==> flow/design.v <==
`timescale 1ns / 1ps
module CPU(result,pc_value,r0_value,rf_we,instr,rst, clk);
input clk;
input rst;
input [15:0] instr;
output [15:0] result;
output [15:0] pc_value;
output [15:0] r0_value;
output rf_we;
wire [15:0] r0;
wire [15:0]out_ireg;
wire [3:0]out_idec_to_addrRdest;
wire [3:0]out_idec_to_addrRsrc;
wire [2:0]out_idec_to_alu_select;
wire [3:0]out_immHigh_idec;
wire out_wr_en_idec;
wire out_arith_mux_select0_idec;
wire out_arith_mux_select1_idec;
wire [15:0]out_arith_mux_to_alu_input;
wire [15:0] out_rfRsrc_to_arith_mux;
wire [15:0] out_imm_sign_extended_to_arith_mux;
wire [15:0] out_imm_zero_extended_to_arith_mux;
wire [15:0]out_rfRdest_to_alu;
wire [15:0] out_alu_to_mux;
wire C,V,N,Z;
wire [15:0] out_muxload;
wire select_mux_load;
wire select_mux_mov;
wire [15:0] out_left_shifted_to_muxload_in;
wire [15:0] out_ram_to_muxload_in;
wire ram_en;
wire [15:0]out_pc;
assign pc_value = out_pc;
assign r0_value = r0;
assign rf_we = out_wr_en_idec;
wire [2:0]select_mux_which_load;
wire [15:0] out_mov_mux;
wire [15:0] out_mux_to_rf;
assign result = out_mux_to_rf;
wire [15:0] out_shifter_to_select_mux_which_load;
wire [15:0] out_mux_to_shifter_in;
wire select_which_to_shift;
wire branch;
wire jump;
wire [15:0] bj_value;
wire select_br_or_jump;
wire [15:0] out_psr;
wire [15:0]input_psr;
assign input_psr[0] = C;
assign input_psr[1] = V;
assign input_psr[2] = N;
assign input_psr[3] = Z;
assign input_psr[15:4] = 12'b0;
inde dec(ram_en, select_br_or_jump, branch, jump, select_which_to_shift, select_mux_mov, select_mux_load,select_mux_which_load,out_immHigh_idec,out_idec_to_addrRdest, out_idec_to_addrRsrc, out_idec_to_alu_select, out_wr_en_idec,out_arith_mux_select1_idec, out_arith_mux_select0_idec, out_ireg, out_psr[3:0]);
reg16 inst_reg(rst, clk, instr, out_ireg);
reg16 psr(rst, clk, input_psr, out_psr);
multiplexer_4_1 arith_mux(out_arith_mux_to_alu_input, out_rfRsrc_to_arith_mux, out_imm_sign_extended_to_arith_mux, out_imm_zero_extended_to_arith_mux, 16'b0, out_arith_mux_select1_idec, out_arith_mux_select0_idec);
Sign_Ex_Test sign_extended(out_idec_to_addrRsrc, out_immHigh_idec, out_imm_sign_extended_to_arith_mux, out_left_shifted_to_muxload_in, out_imm_zero_extended_to_arith_mux);
ALU alu(out_alu_to_mux,C,V,N,Z,out_rfRdest_to_alu,out_arith_mux_to_alu_input,out_idec_to_alu_select);
reg_file	reg_file16(rst, clk, out_wr_en_idec, out_idec_to_addrRdest, out_idec_to_addrRsrc,out_idec_to_addrRdest, out_mux_to_rf,out_rfRdest_to_alu, out_rfRsrc_to_arith_mux, r0);
multiplexer_2_1 muxload(out_muxload, out_ram_to_muxload_in,out_left_shifted_to_muxload_in , select_mux_load);
multiplexer_8_1	which_to_load_wdat_mux(out_mux_to_rf, out_alu_to_mux, out_muxload, out_mov_mux, out_shifter_to_select_mux_which_load, out_pc, 16'b1111111111111111, 16'b1111111111111111, 16'b1111111111111111, select_mux_which_load);
multiplexer_2_1 mux_mov(out_mov_mux, out_rfRsrc_to_arith_mux,out_imm_zero_extended_to_arith_mux , select_mux_mov);
multiplexer_2_1 mux_which_shift(out_mux_to_shifter_in, out_rfRsrc_to_arith_mux,out_imm_sign_extended_to_arith_mux , select_which_to_shift);
shifter shift(out_shifter_to_select_mux_which_load, out_rfRdest_to_alu, out_mux_to_shifter_in);
PC pc(clk,rst, branch, jump,bj_value, out_pc);
multiplexer_2_1 mux_brach(bj_value, out_rfRsrc_to_arith_mux, out_imm_sign_extended_to_arith_mux , select_br_or_jump);
spblockram_data ram(clk, ram_en, out_idec_to_addrRsrc, out_rfRdest_to_alu, out_ram_to_muxload_in);
endmodule
module PC(clock,rst, branch, jump,bj_value, count);
	 input clock;
	 input branch;
	 input jump;
	 input rst;
	 input [15:0]bj_value;
	 reg [15:0] new_count;  
	 output [15:0] count;  
	assign count = new_count;
	 always @(posedge rst or posedge clock) begin
	 if(rst)
	 begin
	 new_count <= 0;
	 end
	 else if(branch)
	 begin
	 new_count <= new_count + bj_value;	 
	 end
	 else if(jump)
	 begin
	 new_count <= bj_value;
	 end
	 else
	 begin
	 new_count <= new_count + 16'd1;
	 end  
    end
	 endmodule
module inde(ram_en, select_br_or_jump, branch, jump, select_which_to_shift,select_mux_mov,select_mux_load,select_mux_which_load,immHigh, rdest, rsrc, alu_out, wr_en,arith_mux_select1, arith_mux_select0, instruction, out_psr);
input [15:0] instruction;
output reg [2:0] alu_out;
output reg arith_mux_select0;
output reg arith_mux_select1;
output reg wr_en;
output reg ram_en;
output reg select_mux_load;
output reg select_mux_mov;
output reg select_which_to_shift;
output reg select_br_or_jump;
input  [3:0]out_psr;
output [3:0] rdest;
output [3:0] rsrc;
output [3:0] immHigh;
output reg [2:0]select_mux_which_load;
output reg branch;
output reg jump;
wire [3:0] op;
wire [3:0] rdest;
wire [3:0] op_ex ;
wire [3:0] rsrc ;
wire [3:0] immLow ;
assign op     = instruction[15:12];
assign rdest  = instruction[11:8];
assign op_ex  = instruction[7:4];
assign rsrc   = instruction[3:0];
assign immLow = instruction[3:0];
assign immHigh = instruction[7:4];
always @(*)
begin
	branch<=1'b0;
	jump<=1'b0;
	wr_en<=1'b0;
	ram_en<=1'b0;
	select_mux_load<=1'b0;
	select_mux_mov<=1'b0;
	select_which_to_shift<=1'b0;
	select_br_or_jump<=1'b0;
	select_mux_which_load<=3'b000;
	arith_mux_select0<=1'b0;
	arith_mux_select1<=1'b0;
	alu_out<=3'b000;
	if(op == 4'b0000)
	begin
	branch<=1'b0;
	jump<=1'b0;
	if(op_ex == 4'b1101)
	begin
	wr_en <= 1;
	select_mux_which_load <= 3'b010;
	select_mux_mov<=0;	 
	end
	else if(op_ex == 4'b1011)
	begin
	wr_en <= 0;
	select_mux_which_load <= 3'b000;
	arith_mux_select0 <= 1'b0;				 
	arith_mux_select1 <= 1'b0;	
	alu_out <= 3'b100;	 
	end
	else
	begin
	wr_en <= 1;
	select_mux_which_load <= 3'b000;
	arith_mux_select0 <= 1'b0;				 
	arith_mux_select1 <= 1'b0;	
	case(op_ex)
				4'b0101:alu_out <= 3'b000;	 
				4'b1001:alu_out <= 3'b001;	 
				4'b0001:alu_out <= 3'b010;	 
				4'b0010:alu_out <= 3'b011;	 
				4'b0011:alu_out <= 3'b100;	 
	endcase
	end
	end
	else if(op == 4'b0100)
	begin
	if (op_ex==4'b0000)
	begin
	branch<=1'b0;
	jump<=1'b0;
	wr_en <= 1; 
	select_mux_which_load <= 3'b001;
	select_mux_load<=0;	 
	ram_en <= 0;
	end	
	else if(op_ex == 4'b0100)	 
	begin
	branch<=1'b0;
	jump<=1'b0;
	wr_en <= 0; 
	ram_en <= 1;
	end
	else if (op_ex==4'b1100)
	begin
	if(rdest == 4'b0000)	 
	begin
	if(out_psr[3] == 1'b1)
	begin
	branch<=1'b0;
	jump<=1'b1;
	select_br_or_jump <= 1'b0;
	end
	else
	begin
	branch<=1'b0;
	jump<=1'b0;
	end
	end
	else if(rdest == 4'b0001)	 
	begin
	if(out_psr[3] == 1'b1)
	begin
	branch<=1'b0;
	jump<=1'b0;
	end
	else
	begin		
	branch<=1'b0;
	jump<=1'b1;
	select_br_or_jump <= 1'b0;
	end
	end
	end
	else if(op_ex==4'b1000)
	begin
	select_mux_which_load <= 3'b100; 
	wr_en <= 1;
	select_br_or_jump <= 1'b0;	
	branch<=1'b0;
	jump<=1'b1;
	end
	end
	else if(op == 4'b1111)
	begin
	branch<=1'b0;
	jump<=1'b0;
	wr_en <= 1;
	select_mux_which_load <= 3'b001;
	select_mux_load<=1;  
	ram_en <= 0;
	end
	else if(op == 4'b1101)
	begin
	branch<=1'b0;
	jump<=1'b0;
	wr_en <= 1;
	select_mux_which_load <= 3'b010;
	select_mux_mov<=1;  
	end
	else if(op == 4'b1000)
	begin
	if (op_ex==4'b0100)
	begin
	branch<=1'b0;
	jump<=1'b0;
	wr_en <= 1; 
	select_mux_which_load <= 3'b011;
	select_which_to_shift <= 0;	 
	end	
	else if (op_ex==4'b0000)
	begin
	branch<=1'b0;
	jump<=1'b0;
	wr_en <= 1; 
	select_mux_which_load <= 3'b011;
	select_which_to_shift <= 1;	 
	end	
	else if (op_ex==4'b0001)
	begin
	branch<=1'b0;
	jump<=1'b0;
	wr_en <= 1; 
	select_mux_which_load <= 3'b011;
	select_which_to_shift <= 1;	 
	end	
	end
	else if(op == 4'b1100)	 
	begin 
	if(rdest == 4'b0000)	 
	begin
	if(out_psr[3] == 1'b1)
	begin
	wr_en<= 1'b0;
	select_br_or_jump <= 1'b1;
	branch<=1'b1;
	jump<=1'b0;
	end
	else
	begin
	branch<=1'b0;
	jump<=1'b0;
	end
	end
	else if(rdest == 4'b0001)	 
	begin
	if(out_psr[3] == 1'b1)
	begin
	branch<=1'b0;
	jump<=1'b0;
	end
	else
	begin		
	select_br_or_jump <= 1'b1;
	branch<=1'b1;
	jump<=1'b0;
	end
	end
	end
	else if(op == 4'b0101)
	begin
	branch<=1'b0;
	jump<=1'b0;
	select_mux_which_load <= 3'b000;
	wr_en <= 1;
	arith_mux_select0 <= 1'b1;					 
	arith_mux_select1 <= 1'b0;	
	alu_out <= 3'b000;	 
	end
	else if(op == 4'b1001)
	begin
	branch<=1'b0;
	jump<=1'b0;
	select_mux_which_load <= 3'b000;
	wr_en <= 1;
	arith_mux_select0 <= 1'b1;					 
	arith_mux_select1 <= 1'b0;	
	alu_out <= 3'b001;	 
	end
	else if(op == 4'b1011)
	begin
	branch<=1'b0;
	jump<=1'b0;
	select_mux_which_load <= 3'b000;
	wr_en <= 0;
	arith_mux_select0 <= 1'b1;					 
	arith_mux_select1 <= 1'b0;		
	alu_out <= 3'b100;	 
	end
	else if(op == 4'b0001)
	begin
	branch<=1'b0;
	jump<=1'b0;
	select_mux_which_load <= 3'b000;
	wr_en <= 1;
	arith_mux_select0 <= 1'b0;					 
	arith_mux_select1 <= 1'b1;					 
	alu_out <= 3'b010;	 
	end
	else if(op == 4'b0010)
	begin
	branch<=1'b0;
	jump<=1'b0;
	select_mux_which_load <= 3'b000;
	wr_en <= 1;
	arith_mux_select0 <= 1'b0;					 
	arith_mux_select1 <= 1'b1;	
	alu_out <= 3'b011;	 
	end
	else if(op == 4'b0011)
	begin
	branch<=1'b0;
	jump<=1'b0;
	select_mux_which_load <= 3'b000;
	wr_en <= 1;
	arith_mux_select0 <= 1'b0;					 
	arith_mux_select1 <= 1'b1;		
	alu_out <= 3'b100;	 
	end
end
endmodule
module shifter(shifted_result, shifting_value, amount_of_shift);
input [15:0]amount_of_shift;
input [15:0]shifting_value;
output reg [15:0]shifted_result;
wire [3:0]amount ;
assign amount = amount_of_shift[3:0];
always @ (amount_of_shift or shifting_value)
begin
if(amount_of_shift[4] == 0)
begin
shifted_result <= shifting_value << amount;
end
else
begin
shifted_result <= shifting_value >> amount;
end
end
endmodule
module Sign_Ex_Test(immLow, immHigh, imm_sign_extended,left_shifted_value,zero_extended_value);
   output [15:0] imm_sign_extended;  
	output [15:0] left_shifted_value;
	output [15:0] zero_extended_value;
   input [3:0] immLow ;
	input [3:0] immHigh;
	wire [7:0]a;
	assign a = {immHigh,immLow};
	assign imm_sign_extended ={{8{a[7]}}, a};
	assign left_shifted_value={a, 8'b00000000};
	assign zero_extended_value={8'b00000000, a};
endmodule
module ALU(Y,C,V,N,Z,A,B,Op);
    output [15:0] Y;
    output C;  
    output N;  
    output V;  
    output Z;  
    input [15:0] A;
    input [15:0] B;
    input [2:0] Op;
    wire  [15:0] 	 AS, And, Or, Xor, Not, Xnor;
    wire 	 s; 
    wire 	 Vas;
    wire 	 Cas;
   carry_select_adder_subtractor addsub(AS, Cas, Vas, A, B, Op[0]);       
   andop aluand(And, A, B);                                               
   orop aluor(Or, A, B);                                                  
   xorop aluxor(Xor, A, B);                                               
   notop alunot(Not, A);                                                  
   xnorop aluxnor(Xnor, A, B);                                            
multiplexer_8_1 muxy(Y, AS, AS, And, Or, Xor, Not, Xnor, 16'b0, Op);  
   nor(s, Op[1], Op[2]);    
   and(C, Cas, s);
   and(V, Vas, s);
   and(N, Y[15], s);        
   zero z(Z, Y);            
endmodule
module andop(Y, A, B);
   output [15:0] Y;   
   input [15:0]  A;   
   input [15:0]  B;   
   and(Y[0], A[0], B[0]);
   and(Y[1], A[1], B[1]);
   and(Y[2], A[2], B[2]);
   and(Y[3], A[3], B[3]);
   and(Y[4], A[4], B[4]);
   and(Y[5], A[5], B[5]);
   and(Y[6], A[6], B[6]);
   and(Y[7], A[7], B[7]);
   and(Y[8], A[8], B[8]);
   and(Y[9], A[9], B[9]);
   and(Y[10], A[10], B[10]);
   and(Y[11], A[11], B[11]);
   and(Y[12], A[12], B[12]);
   and(Y[13], A[13], B[13]);
   and(Y[14], A[14], B[14]);
   and(Y[15], A[15], B[15]);
endmodule
module orop(Y, A, B);
   output [15:0] Y;  
   input [15:0]  A;  
   input [15:0]  B;  
   or(Y[0], A[0], B[0]);
   or(Y[1], A[1], B[1]);
   or(Y[2], A[2], B[2]);
   or(Y[3], A[3], B[3]);
   or(Y[4], A[4], B[4]);
   or(Y[5], A[5], B[5]);
   or(Y[6], A[6], B[6]);
   or(Y[7], A[7], B[7]);
   or(Y[8], A[8], B[8]);
   or(Y[9], A[9], B[9]);
   or(Y[10], A[10], B[10]);
   or(Y[11], A[11], B[11]);
   or(Y[12], A[12], B[12]);
   or(Y[13], A[13], B[13]);
   or(Y[14], A[14], B[14]);
   or(Y[15], A[15], B[15]);
endmodule
module xorop(Y, A, B);
   output [15:0] Y;  
   input [15:0]  A;  
   input [15:0]  B;  
   xor(Y[0], A[0], B[0]);
   xor(Y[1], A[1], B[1]);
   xor(Y[2], A[2], B[2]);
   xor(Y[3], A[3], B[3]);
   xor(Y[4], A[4], B[4]);
   xor(Y[5], A[5], B[5]);
   xor(Y[6], A[6], B[6]);
   xor(Y[7], A[7], B[7]);
   xor(Y[8], A[8], B[8]);
   xor(Y[9], A[9], B[9]);
   xor(Y[10], A[10], B[10]);
   xor(Y[11], A[11], B[11]);
   xor(Y[12], A[12], B[12]);
   xor(Y[13], A[13], B[13]);
   xor(Y[14], A[14], B[14]);
   xor(Y[15], A[15], B[15]);
endmodule
module notop(Y, A);
   output [15:0] Y;  
   input [15:0]  A;  
   not(Y[0], A[0]);
   not(Y[1], A[1]);
   not(Y[2], A[2]);
   not(Y[3], A[3]);
   not(Y[4], A[4]);
   not(Y[5], A[5]);
   not(Y[6], A[6]);
   not(Y[7], A[7]);
   not(Y[8], A[8]);
   not(Y[9], A[9]);
   not(Y[10], A[10]);
   not(Y[11], A[11]);
   not(Y[12], A[12]);
   not(Y[13], A[13]);
   not(Y[14], A[14]);
   not(Y[15], A[15]);
endmodule
module xnorop(Y, A, B);
   output [15:0] Y;  
   input [15:0]  A;  
   input [15:0]  B;  
   xnor(Y[0], A[0], B[0]);
   xnor(Y[1], A[1], B[1]);
   xnor(Y[2], A[2], B[2]);
   xnor(Y[3], A[3], B[3]);
   xnor(Y[4], A[4], B[4]);
   xnor(Y[5], A[5], B[5]);
   xnor(Y[6], A[6], B[6]);
   xnor(Y[7], A[7], B[7]);
   xnor(Y[8], A[8], B[8]);
   xnor(Y[9], A[9], B[9]);
   xnor(Y[10], A[10], B[10]);
   xnor(Y[11], A[11], B[11]);
   xnor(Y[12], A[12], B[12]);
   xnor(Y[13], A[13], B[13]);
   xnor(Y[14], A[14], B[14]);
   xnor(Y[15], A[15], B[15]);
endmodule
module zero(Z, A);
   output Z;         
   input [15:0]  A;  
   wire [15:0] 	 Y;  
   xnor(Y[0], A[0], 1'b0);
   xnor(Y[1], A[1], 1'b0);
   xnor(Y[2], A[2], 1'b0);
   xnor(Y[3], A[3], 1'b0);
   xnor(Y[4], A[4], 1'b0);
   xnor(Y[5], A[5], 1'b0);
   xnor(Y[6], A[6], 1'b0);
   xnor(Y[7], A[7], 1'b0);
   xnor(Y[8], A[8], 1'b0);
   xnor(Y[9], A[9], 1'b0);
   xnor(Y[10], A[10], 1'b0);
   xnor(Y[11], A[11], 1'b0);
   xnor(Y[12], A[12], 1'b0);
   xnor(Y[13], A[13], 1'b0);
   xnor(Y[14], A[14], 1'b0);
   xnor(Y[15], A[15], 1'b0);
   and(Z, Y[0], Y[1], Y[2], Y[3], Y[4],
       Y[5], Y[6], Y[7], Y[8],
       Y[9], Y[10], Y[11], Y[12],
       Y[13], Y[14], Y[15]);
endmodule
module carry_select_adder_subtractor(S, C, V, A, B, Op);
   output [15:0] S;    
   output 	 C;    
   output 	 V;    
   input [15:0]  A;    
   input [15:0]  B;    
   input 	 Op;   
   wire 	 C15;  
   wire [15:0] 	 Bx;
   xor(Bx[0], B[0], Op);
   xor(Bx[1], B[1], Op);
   xor(Bx[2], B[2], Op);
   xor(Bx[3], B[3], Op);
   xor(Bx[4], B[4], Op);
   xor(Bx[5], B[5], Op);
   xor(Bx[6], B[6], Op);
   xor(Bx[7], B[7], Op);
   xor(Bx[8], B[8], Op);
   xor(Bx[9], B[9], Op);
   xor(Bx[10], B[10], Op);
   xor(Bx[11], B[11], Op);
   xor(Bx[12], B[12], Op);
   xor(Bx[13], B[13], Op);
   xor(Bx[14], B[14], Op);
   xor(Bx[15], B[15], Op);
   xor(C, C15, Op);             
   carry_select_adder csa(S, C15, V, A, Bx, Op);   
endmodule
module carry_select_adder(S, C, V, A, B, Cin);
   output [15:0] S;    
   output 	 C;    
   output 	 V;    
   input [15:0]  A;    
   input [15:0]  B;    
   input 	 Cin;  
   wire [3:0] 	S1_0;    
   wire [3:0] 	S1_1;    
   wire [3:0] 	S2_0;    
   wire [3:0] 	S2_1;    
   wire [3:0] 	S3_0;    
   wire [3:0] 	S3_1;    
   wire 	C1_0;    
   wire 	C1_1;    
   wire 	C2_0;    
   wire 	C2_1;    
   wire 	C3_0;    
   wire 	C3_1;    
   wire 	C0;      
   wire 	C1;      
   wire 	C2;      
   wire         V0;      
   wire 	V1_0;    
   wire 	V1_1;    
   wire 	V2_0;    
   wire 	V2_1;    
   wire 	V3_0;    
   wire 	V3_1;    
   ripple_carry_adder rc_nibble_0(S[3:0], C0, V0, A[3:0], B[3:0], Cin);               
   ripple_carry_adder rc_nibble_1_carry_0(S1_0, C1_0, V1_0, A[7:4], B[7:4], 1'b0);       
   ripple_carry_adder rc_nibble_1_carry_1(S1_1, C1_1, V1_1, A[7:4], B[7:4], 1'b1);       
   ripple_carry_adder rc_nibble_2_carry_0(S2_0, C2_0, V2_0, A[11:8], B[11:8], 1'b0);     
   ripple_carry_adder rc_nibble_2_carry_1(S2_1, C2_1, V2_1, A[11:8], B[11:8], 1'b1);     
   ripple_carry_adder rc_nibble_3_carry_0(S3_0, C3_0, V3_0, A[15:12], B[15:12], 1'b0);   
   ripple_carry_adder rc_nibble_3_carry_1(S3_1, C3_1, V3_1, A[15:12], B[15:12], 1'b1);   
   multiplexer_2_1 #(1) muxc1(C1, C1_0, C1_1, C0);  
   multiplexer_2_1 #(1) muxc2(C2, C2_0, C2_1, C1);  
   multiplexer_2_1 #(1) muxc(C, C3_0, C3_1, C2);    
   multiplexer_2_1 #(1) muxv(V, V3_0, V3_1, C2);    
   multiplexer_2_1 #(4) muxs1(S[7:4], S1_0, S1_1, C0);     
   multiplexer_2_1 #(4) muxs2(S[11:8], S2_0, S2_1, C1);    
   multiplexer_2_1 #(4) muxs3(S[15:12], S3_0, S3_1, C2);   
endmodule
module ripple_carry_adder(S, C, V, A, B, Cin);
   output [3:0] S;    
   output 	C;    
   output       V;    
   input [3:0] 	A;    
   input [3:0] 	B;    
   input 	Cin;  
   wire 	C0;  
   wire 	C1;  
   wire 	C2;  
   full_adder fa0(S[0], C0, A[0], B[0], Cin);     
   full_adder fa1(S[1], C1, A[1], B[1], C0);
   full_adder fa2(S[2], C2, A[2], B[2], C1);
   full_adder fa3(S[3], C, A[3], B[3], C2);     
   xor(V, C, C2);   
endmodule
module full_adder(S, Cout, A, B, Cin);
   output S;
   output Cout;
   input  A;
   input  B;
   input  Cin;
   wire   w1;
   wire   w2;
   wire   w3;
   wire   w4;
   xor(w1, A, B);
   xor(S, Cin, w1);
   and(w2, A, B);   
   and(w3, A, Cin);
   and(w4, B, Cin);   
   or(Cout, w2, w3, w4);
endmodule
module multiplexer_2_1(X, A0, A1,S);
   parameter WIDTH=16;      
   output [WIDTH-1:0] X;    
   input [WIDTH-1:0]  A1;   
   input [WIDTH-1:0]  A0;   
   input 	      S;   
   assign X = (S == 1'b0) ? A0 : A1;
endmodule
module multiplexer_4_1(X, A0, A1, A2, A3, S1, S0);
   parameter WIDTH=16;      
   output [WIDTH-1:0] X;    
   input [WIDTH-1:0]  A3;   
   input [WIDTH-1:0]  A2;   
   input [WIDTH-1:0]  A1;   
   input [WIDTH-1:0]  A0;   
   input 	      S0;   
   input 	      S1;   
   assign X = (S1 == 0 
	       ? (S0 == 0 
		  ? A0        
		  : A1)       
	       : (S0 == 0 
		  ? A2        
		  : A3));     
endmodule
module multiplexer_8_1(X, A0, A1, A2, A3, A4, A5, A6, A7, S);
   parameter WIDTH=16;      
   output [WIDTH-1:0] X;    
   input [WIDTH-1:0]  A7;   
   input [WIDTH-1:0]  A6;   
   input [WIDTH-1:0]  A5;   
   input [WIDTH-1:0]  A4;   
   input [WIDTH-1:0]  A3;   
   input [WIDTH-1:0]  A2;   
   input [WIDTH-1:0]  A1;   
   input [WIDTH-1:0]  A0;   
   input [2:0]	      S;   
   assign X = (S[2] == 0 
	       ? (S[1] == 0 
		  ? (S[0] == 0 
		     ? A0        
		     : A1)       
		  : (S[0] == 0 
		     ? A2        
		     : A3))      
	       : (S[1] == 0 
		  ? (S[0] == 0 
		     ? A4        
		     : A5)       
		  : (S[0] == 0 
		     ? A6        
		     : A7)));    
endmodule
module reg_file(rst, clk, wr_en, rd0_addr, rd1_addr,wr_addr, wr_data,rd0_data, rd1_data, r0);
			input rst;
            input clk;
            input wr_en;
            input [3:0] rd0_addr;
            input [3:0] rd1_addr;
            input [3:0] wr_addr;
            input [15:0] wr_data;
            output [15:0] rd0_data;
            output [15:0] rd1_data;
			output [15:0] r0;
    reg [15:0] mem [15:0];
    integer i;
	 assign rd0_data = mem[rd0_addr];
	assign rd1_data = mem[rd1_addr];
	assign r0 = mem[0];
    always @(posedge rst or posedge clk)
    begin
        if (rst) begin
            for (i=0; i<16; i=i+1)
                mem[i] <= 0;
        end
        else if (wr_en) begin
            mem[wr_addr] <= wr_data;
        end
    end
endmodule
module reg16 (reset, CLK, D, Q);
input reset;
input CLK;
input [15:0] D;
output [15:0] Q;
reg [15:0] Q;
always @(posedge reset or posedge CLK)
if (reset)
Q <= 0;
else
Q <= D;
endmodule
module spblockram_data (clk, we, a, di, dout);		 
input clk;
input we;
input [3:0] a;
input [15:0] di;
output [15:0] dout;
reg [15:0] RAM[15:0];
always @(posedge clk) begin
if (we == 1'b1)
RAM[a] <= di;
end
assign dout = RAM[a];
endmodule
From RTL to reports: CPU
The steps from the RTL of CPU to its reports follow in flow order.
Lines are those of the file above, counted from 1.
Cell names lack the library's common part.
A cell with -- has no value.
Inputs
  top: CPU
  clock input: clk
  library: sky130hd
  timing corner: tt_025C_1v80

Word level
Source: Yosys, flattened and elaborated. Widths are those after wreduce. Registers that Yosys merges into a memory's read port (data or address) are not register bits. Print and check cells do not count. Equal cells are merged and count once.
Memory sizes are those after Yosys's memory passes, which may raise the word count (mostly to a power of two), join words into wider ones and drop unused or constant bits.
Bit counts
  flip-flop bits (word level): 292
  latch bits: 0
  RAM bits: 256
  ROM bits: 0
  word width x clocked read ports: 0
  memories: 1
  output and inout bits: 49
  elaborated cells: 512
Cells by class
  $add $sub $neg: 2
  multipliers: 0
  divide/modulo/power cells: 0
  order comparisons: 0
  equal/unequal tests: 50
  shifts and indexed selects: 2
  multiplexer cells: 132
  bitwise gates (word level): 286
  reductions and logical operators: 20
Memories
  ram.RAM: depth 16, bits a word 16, rd ports 1, write ports 1, line 758  | reg [15:0] RAM[15:0];
Operator list (number)
  16-bit parallel mux with 16-bit select: 2
  16-bit two-way mux: 21
  4-bit equality test with constant B: 27
  1-bit AND: 94
  3-bit two-way mux: 25
  1-bit two-way mux: 75
  1-bit bitwise XOR: 73
  1-bit OR: 67
  1-bit inverter: 52
  4-bit by 3-bit equality test with 1-bit output with constant B: 11
  2-bit AND reduction: 16
  4-bit by 2-bit equality test with 1-bit output with constant B: 8
  16-bit by 1-bit adder with 16-bit output with constant B: 1
  16-bit adder: 1
  16-bit by 4-bit left shift with 16-bit output: 1
  16-bit by 4-bit >> shifter with 16-bit output: 1
  4-bit by 1-bit equality test with 1-bit output with constant B: 4
  4-bit logical NOT: 4
  4-bit two-way mux: 4
  3-bit parallel mux with 4-bit select: 1
  8-bit two-way mux: 1
  5-bit two-way mux: 1
  2-bit two-way mux: 2

Depth
Longest topological path by Yosys (ltp), each cell counted once; first at word level (registers and memories cut), then after technology mapping (sequential cells cut; the memories' decode and read muxes count).
Depth
  depth in word-level cells: 48
  ABC_AREA: 1
  depth in mapped cells: 37
  depth with buffers taken out: 35

Synthesis result
The flow's flattened synthesis, as Yosys stat reports it; memories are mapped. The netlist is that of the ABC_AREA named above (0 if unset); the other value can give another one.
Mapped netlist
  mapped cells: 3646
  chip area (Yosys): 30404.2 sq um
  sequential part of the area: 14919.3 sq um
  flip-flops: 545
  buffer cells: 174
Cells by type (number)
  edfxtp_1: 256
  dfrtp_1: 289
  nand2_1: 1112
  nand3_1: 388
  inv_1: 266
  a22oi_1: 129
  o21ai_0: 184
  a21oi_1: 158
  ha_1: 62
  nor2_1: 177
  o22ai_1: 60
  a221oi_1: 35
  clkbuf_1: 78
  buf_6: 25
  nand4_1: 43
  buf_2: 47
  o21ai_1: 40
  xor2_1: 19
Not listed: further types 52, cells in them 278.

Timing after synthesis
OpenSTA on the mapped netlist: ideal clock, no wires. The path of least setup slack (recovery checks aside). Input and output delay are each 20% of the period. Register names are those of the netlist, which keeps one name where synthesis merged equal registers.
Timing after synthesis
  path kind: flip-flop to output port
  start: reg inst_reg.Q[4]
  end: out result[13]
  clock period: 9000 ps
  time at the first pin: 0 ps
  data arrival time: 4648 ps
  required time: 7200 ps
  setup slack: 2552 ps
  delay of the path: 4648 ps
  driving pins on the path: 31
  buffers on the path: 4
  synthesis period reached: 6448 ps
"delay of the path" is the arrival time less input delay plus setup time.
A path that ends at an output port has no setup time.
"driving pins on the path": output pins that drive a net of the path, with the launching flip-flop's if there is one; two outputs of one cell count as two.
"synthesis period reached" = period - worst setup slack (recovery checks aside). The figure is calculated, with input and output delays left at 20% of the set period.
The rows between start and end are the longest chain of elaborated cells between them; the timing report does not say that the signal goes this way. Where chains are equally long, one stands for them.
Each line given opens the expression or statement behind the cell; cells for indexed reads and writes are added by Yosys, which also makes memories of some case tables.
On the way, after synthesis
  path through: dfrtp_1 -> clkbuf_1 -> inv_1 -> nor2_1 -> nand2_1 -> o31ai_1 -> nand2_1 -> nand2_1 -> inv_1 -> buf_2 -> clkbuf_1 -> clkbuf_1 -> xor2_1 -> fa_1 -> fa_1 -> fa_1 -> inv_1 -> nor2_1 -> nand2_1 -> nand3_2 -> nand2_4 -> inv_2 -> nand2_4 -> nand3_1 -> nand3_1 -> nand3_1 -> nand2_1 -> nand2_1 -> nand2_1 -> nand2_2 -> a21boi_0
  length of the longest elaborated chain: 26
  elaborated cells on any way between the ends: 157
  classes of those cells: eq/ne (9); shift (2); mux (45); logic (100); reduce/logical (1)
RTL lines, path after synthesis
  start: declaration: line 744  | output [15:0] Q;
  start: assignment: line 748  | Q <= 0;
  start: assignment: line 750  | Q <= D;
  4-bit by 2-bit equality test with 1-bit output: line 165  | case(op_ex)
  3-bit parallel mux with 4-bit select: line 165
  3-bit two-way mux: line 151  | else if(op_ex == 4'b1011)
  3-bit two-way mux: line 145  | if(op_ex == 4'b1101)
  3-bit two-way mux: line 141  | if(op == 4'b0000)
  1-bit bitwise XOR: line 568  | xor(Bx[4], B[4], Op);
  1-bit AND: line 655  | and(w2, A, B);
  [... 11 more ...]
  1-bit two-way mux x2: line 666  | assign X = (S == 1'b0) ? A0 : A1;
  4-bit two-way mux: line 666
  16-bit two-way mux: line 698  | ? (S[1] == 0
  16-bit two-way mux: line 697  | assign X = (S[2] == 0
  16-bit two-way mux: line 699  | ? (S[0] == 0
  16-bit two-way mux: line 698
  16-bit two-way mux: line 697
  end: declaration: line 6  | output [15:0] result;

Timing after layout
Path of least setup slack in the final report of entry A (OpenROAD, finished layout, wires in). Where an end is a register, its clock arrival counts in the times.
The report prints the path's times to 10 ps; the period is as set.
Timing post-layout
  path kind: flip-flop to output port
  start: reg inst_reg.Q[3]
  end: out result[12]
  clock period: 5570 ps
  time at the first pin: 640 ps
  data arrival time: 5860 ps
  required time: 4460 ps
  setup slack: -1400 ps
  driving pins on the path: 33
  buffers on the path: 6
The rows between start and end are the longest chain of elaborated cells between them; the timing report does not say that the signal goes this way. Where chains are equally long, one stands for them.
On the way, post-layout
  path through: dfrtp_1 -> buf_12 -> nand2_8 -> buf_12 -> nor2_4 -> buf_6 -> buf_8 -> nand2_4 -> o21ai_2 -> nor4_2 -> nand4_1 -> o21ai_4 -> nand2_2 -> o21ai_4 -> xor2_2 -> fa_2 -> fa_2 -> fa_2 -> inv_2 -> nor2_2 -> nand2_2 -> nand3_4 -> nand2_8 -> nand3_4 -> nand3_2 -> nand2_2 -> o21ai_2 -> nand2_2 -> nand2_2 -> nand2_4 -> a21boi_4 -> buf_8 -> buf_6
  length of the longest elaborated chain: 25
  elaborated cells on any way between the ends: 138
  classes of those cells: eq/ne (15); shift (2); mux (21); logic (98); reduce/logical (1); memory (1)
RTL lines, path post-layout
  start: declaration: line 744  | output [15:0] Q;
  start: assignment: line 748  | Q <= 0;
  start: assignment: line 750  | Q <= D;
  4-bit equality test: line 727  | assign rd1_data = mem[rd1_addr];
  16-bit parallel mux with 16-bit select: line 727
  16-bit two-way mux: line 678  | ? (S0 == 0
  16-bit two-way mux: line 677  | assign X = (S1 == 0
  1-bit bitwise XOR: line 568  | xor(Bx[4], B[4], Op);
  1-bit AND: line 655  | and(w2, A, B);
  1-bit OR x2: line 658  | or(Cout, w2, w3, w4);
  [... 9 more ...]
  1-bit two-way mux x2: line 666  | assign X = (S == 1'b0) ? A0 : A1;
  4-bit two-way mux: line 666
  16-bit two-way mux: line 698  | ? (S[1] == 0
  16-bit two-way mux: line 697  | assign X = (S[2] == 0
  16-bit two-way mux: line 699  | ? (S[0] == 0
  16-bit two-way mux: line 698
  16-bit two-way mux: line 697
  end: declaration: line 6  | output [15:0] result;

Settings and measured results of 5 stored flow runs for module CPU (sky130hd), not sorted in any way. The constraints put input and output delay at 20% of the set period each and load the outputs with 0.01 pF.
By "period achieved" is meant the clock period of the run minus its worst setup slack. This is arithmetic on one report: input and output delays are still those of the set period (20% each).

==> entry A: settings <==
{ "ABC_AREA": 1, "CAP_MARGIN": 5, "CELL_PAD_IN_SITES_DETAIL_PLACEMENT": 0, "CELL_PAD_IN_SITES_GLOBAL_PLACEMENT": 3, "CORE_ASPECT_RATIO": 0.5, "CORE_MARGIN": 7, "CORE_UTILIZATION": 23, "CTS_CLUSTER_DIAMETER": 58, "CTS_CLUSTER_SIZE": 23, "GPL_ROUTABILITY_DRIVEN": 1, "GPL_TIMING_DRIVEN": 0, "HOLD_SLACK_MARGIN": 0.01, "MAX_ROUTING_LAYER": "met5", "PLACE_DENSITY": 0.42, "SLEW_MARGIN": 40, "TNS_END_PERCENT": 80, "period_ns": 5.57 }
==> entry A: results <==
chip area after synthesis (Yosys): 30404.2 sq um
overall die area: 143184.0 sq um
utilization after routing: 0.303
setup slack of the worst path: -1403 ps
total negative slack on setup checks: -16827 ps
period achieved: 6973 ps

==> entry B: settings <==
{ "ABC_AREA": 0, "CAP_MARGIN": 5, "CELL_PAD_IN_SITES_DETAIL_PLACEMENT": 0, "CELL_PAD_IN_SITES_GLOBAL_PLACEMENT": 3, "CORE_ASPECT_RATIO": 0.5, "CORE_MARGIN": 7, "CORE_UTILIZATION": 23, "CTS_CLUSTER_DIAMETER": 58, "CTS_CLUSTER_SIZE": 23, "GPL_ROUTABILITY_DRIVEN": 1, "GPL_TIMING_DRIVEN": 0, "HOLD_SLACK_MARGIN": 0.01, "MAX_ROUTING_LAYER": "met4", "PLACE_DENSITY": 0.86, "SLEW_MARGIN": 40, "TNS_END_PERCENT": 80, "period_ns": 5.57 }
==> entry B: results <==
chip area after synthesis (Yosys): 31732.9 sq um
overall die area: 149197.0 sq um
utilization after routing: 0.312
setup slack of the worst path: -1949 ps
total negative slack on setup checks: -65776 ps
period achieved: 7519 ps

==> entry C: settings <==
{ "ABC_AREA": 0, "CAP_MARGIN": 5, "CELL_PAD_IN_SITES_DETAIL_PLACEMENT": 2, "CELL_PAD_IN_SITES_GLOBAL_PLACEMENT": 3, "CORE_ASPECT_RATIO": 0.5, "CORE_MARGIN": 2, "CORE_UTILIZATION": 23, "CTS_CLUSTER_DIAMETER": 91, "GPL_ROUTABILITY_DRIVEN": 1, "HOLD_SLACK_MARGIN": 0.01, "PLACE_DENSITY_LB_ADDON": 0.23, "SETUP_SLACK_MARGIN": -0.94, "SLEW_MARGIN": 40, "TNS_END_PERCENT": 35, "period_ns": 15.2 }
==> entry C: results <==
chip area after synthesis (Yosys): 31732.9 sq um
overall die area: 141138.0 sq um
utilization after routing: 0.27
setup slack of the worst path: 3516 ps
total negative slack on setup checks: 0 ps
period achieved: 11684 ps

==> entry D: settings <==
{ "CAP_MARGIN": 0, "CELL_PAD_IN_SITES_DETAIL_PLACEMENT": 1, "CORE_ASPECT_RATIO": 1.48, "CORE_UTILIZATION": 49, "MIN_ROUTING_LAYER": "met1", "PLACE_DENSITY_LB_ADDON": 0.17, "SETUP_SLACK_MARGIN": 2.01, "TNS_END_PERCENT": 60, "period_ns": 6.96, "CORE_MARGIN": 2, "SLEW_MARGIN": 20 }
==> entry D: results <==
chip area after synthesis (Yosys): 31732.9 sq um
overall die area: 66851.1 sq um
utilization after routing: 0.622
setup slack of the worst path: -896 ps
total negative slack on setup checks: -5591 ps
period achieved: 7856 ps

==> entry E: settings <==
{ "CORE_UTILIZATION": 40, "PLACE_DENSITY": 0.6, "period_ns": 9.0, "CAP_MARGIN": 20, "CORE_MARGIN": 2, "SLEW_MARGIN": 20 }
==> entry E: results <==
chip area after synthesis (Yosys): 31732.9 sq um
overall die area: 81601.6 sq um
utilization after routing: 0.46
setup slack of the worst path: 155 ps
total negative slack on setup checks: 0 ps
period achieved: 8845 ps
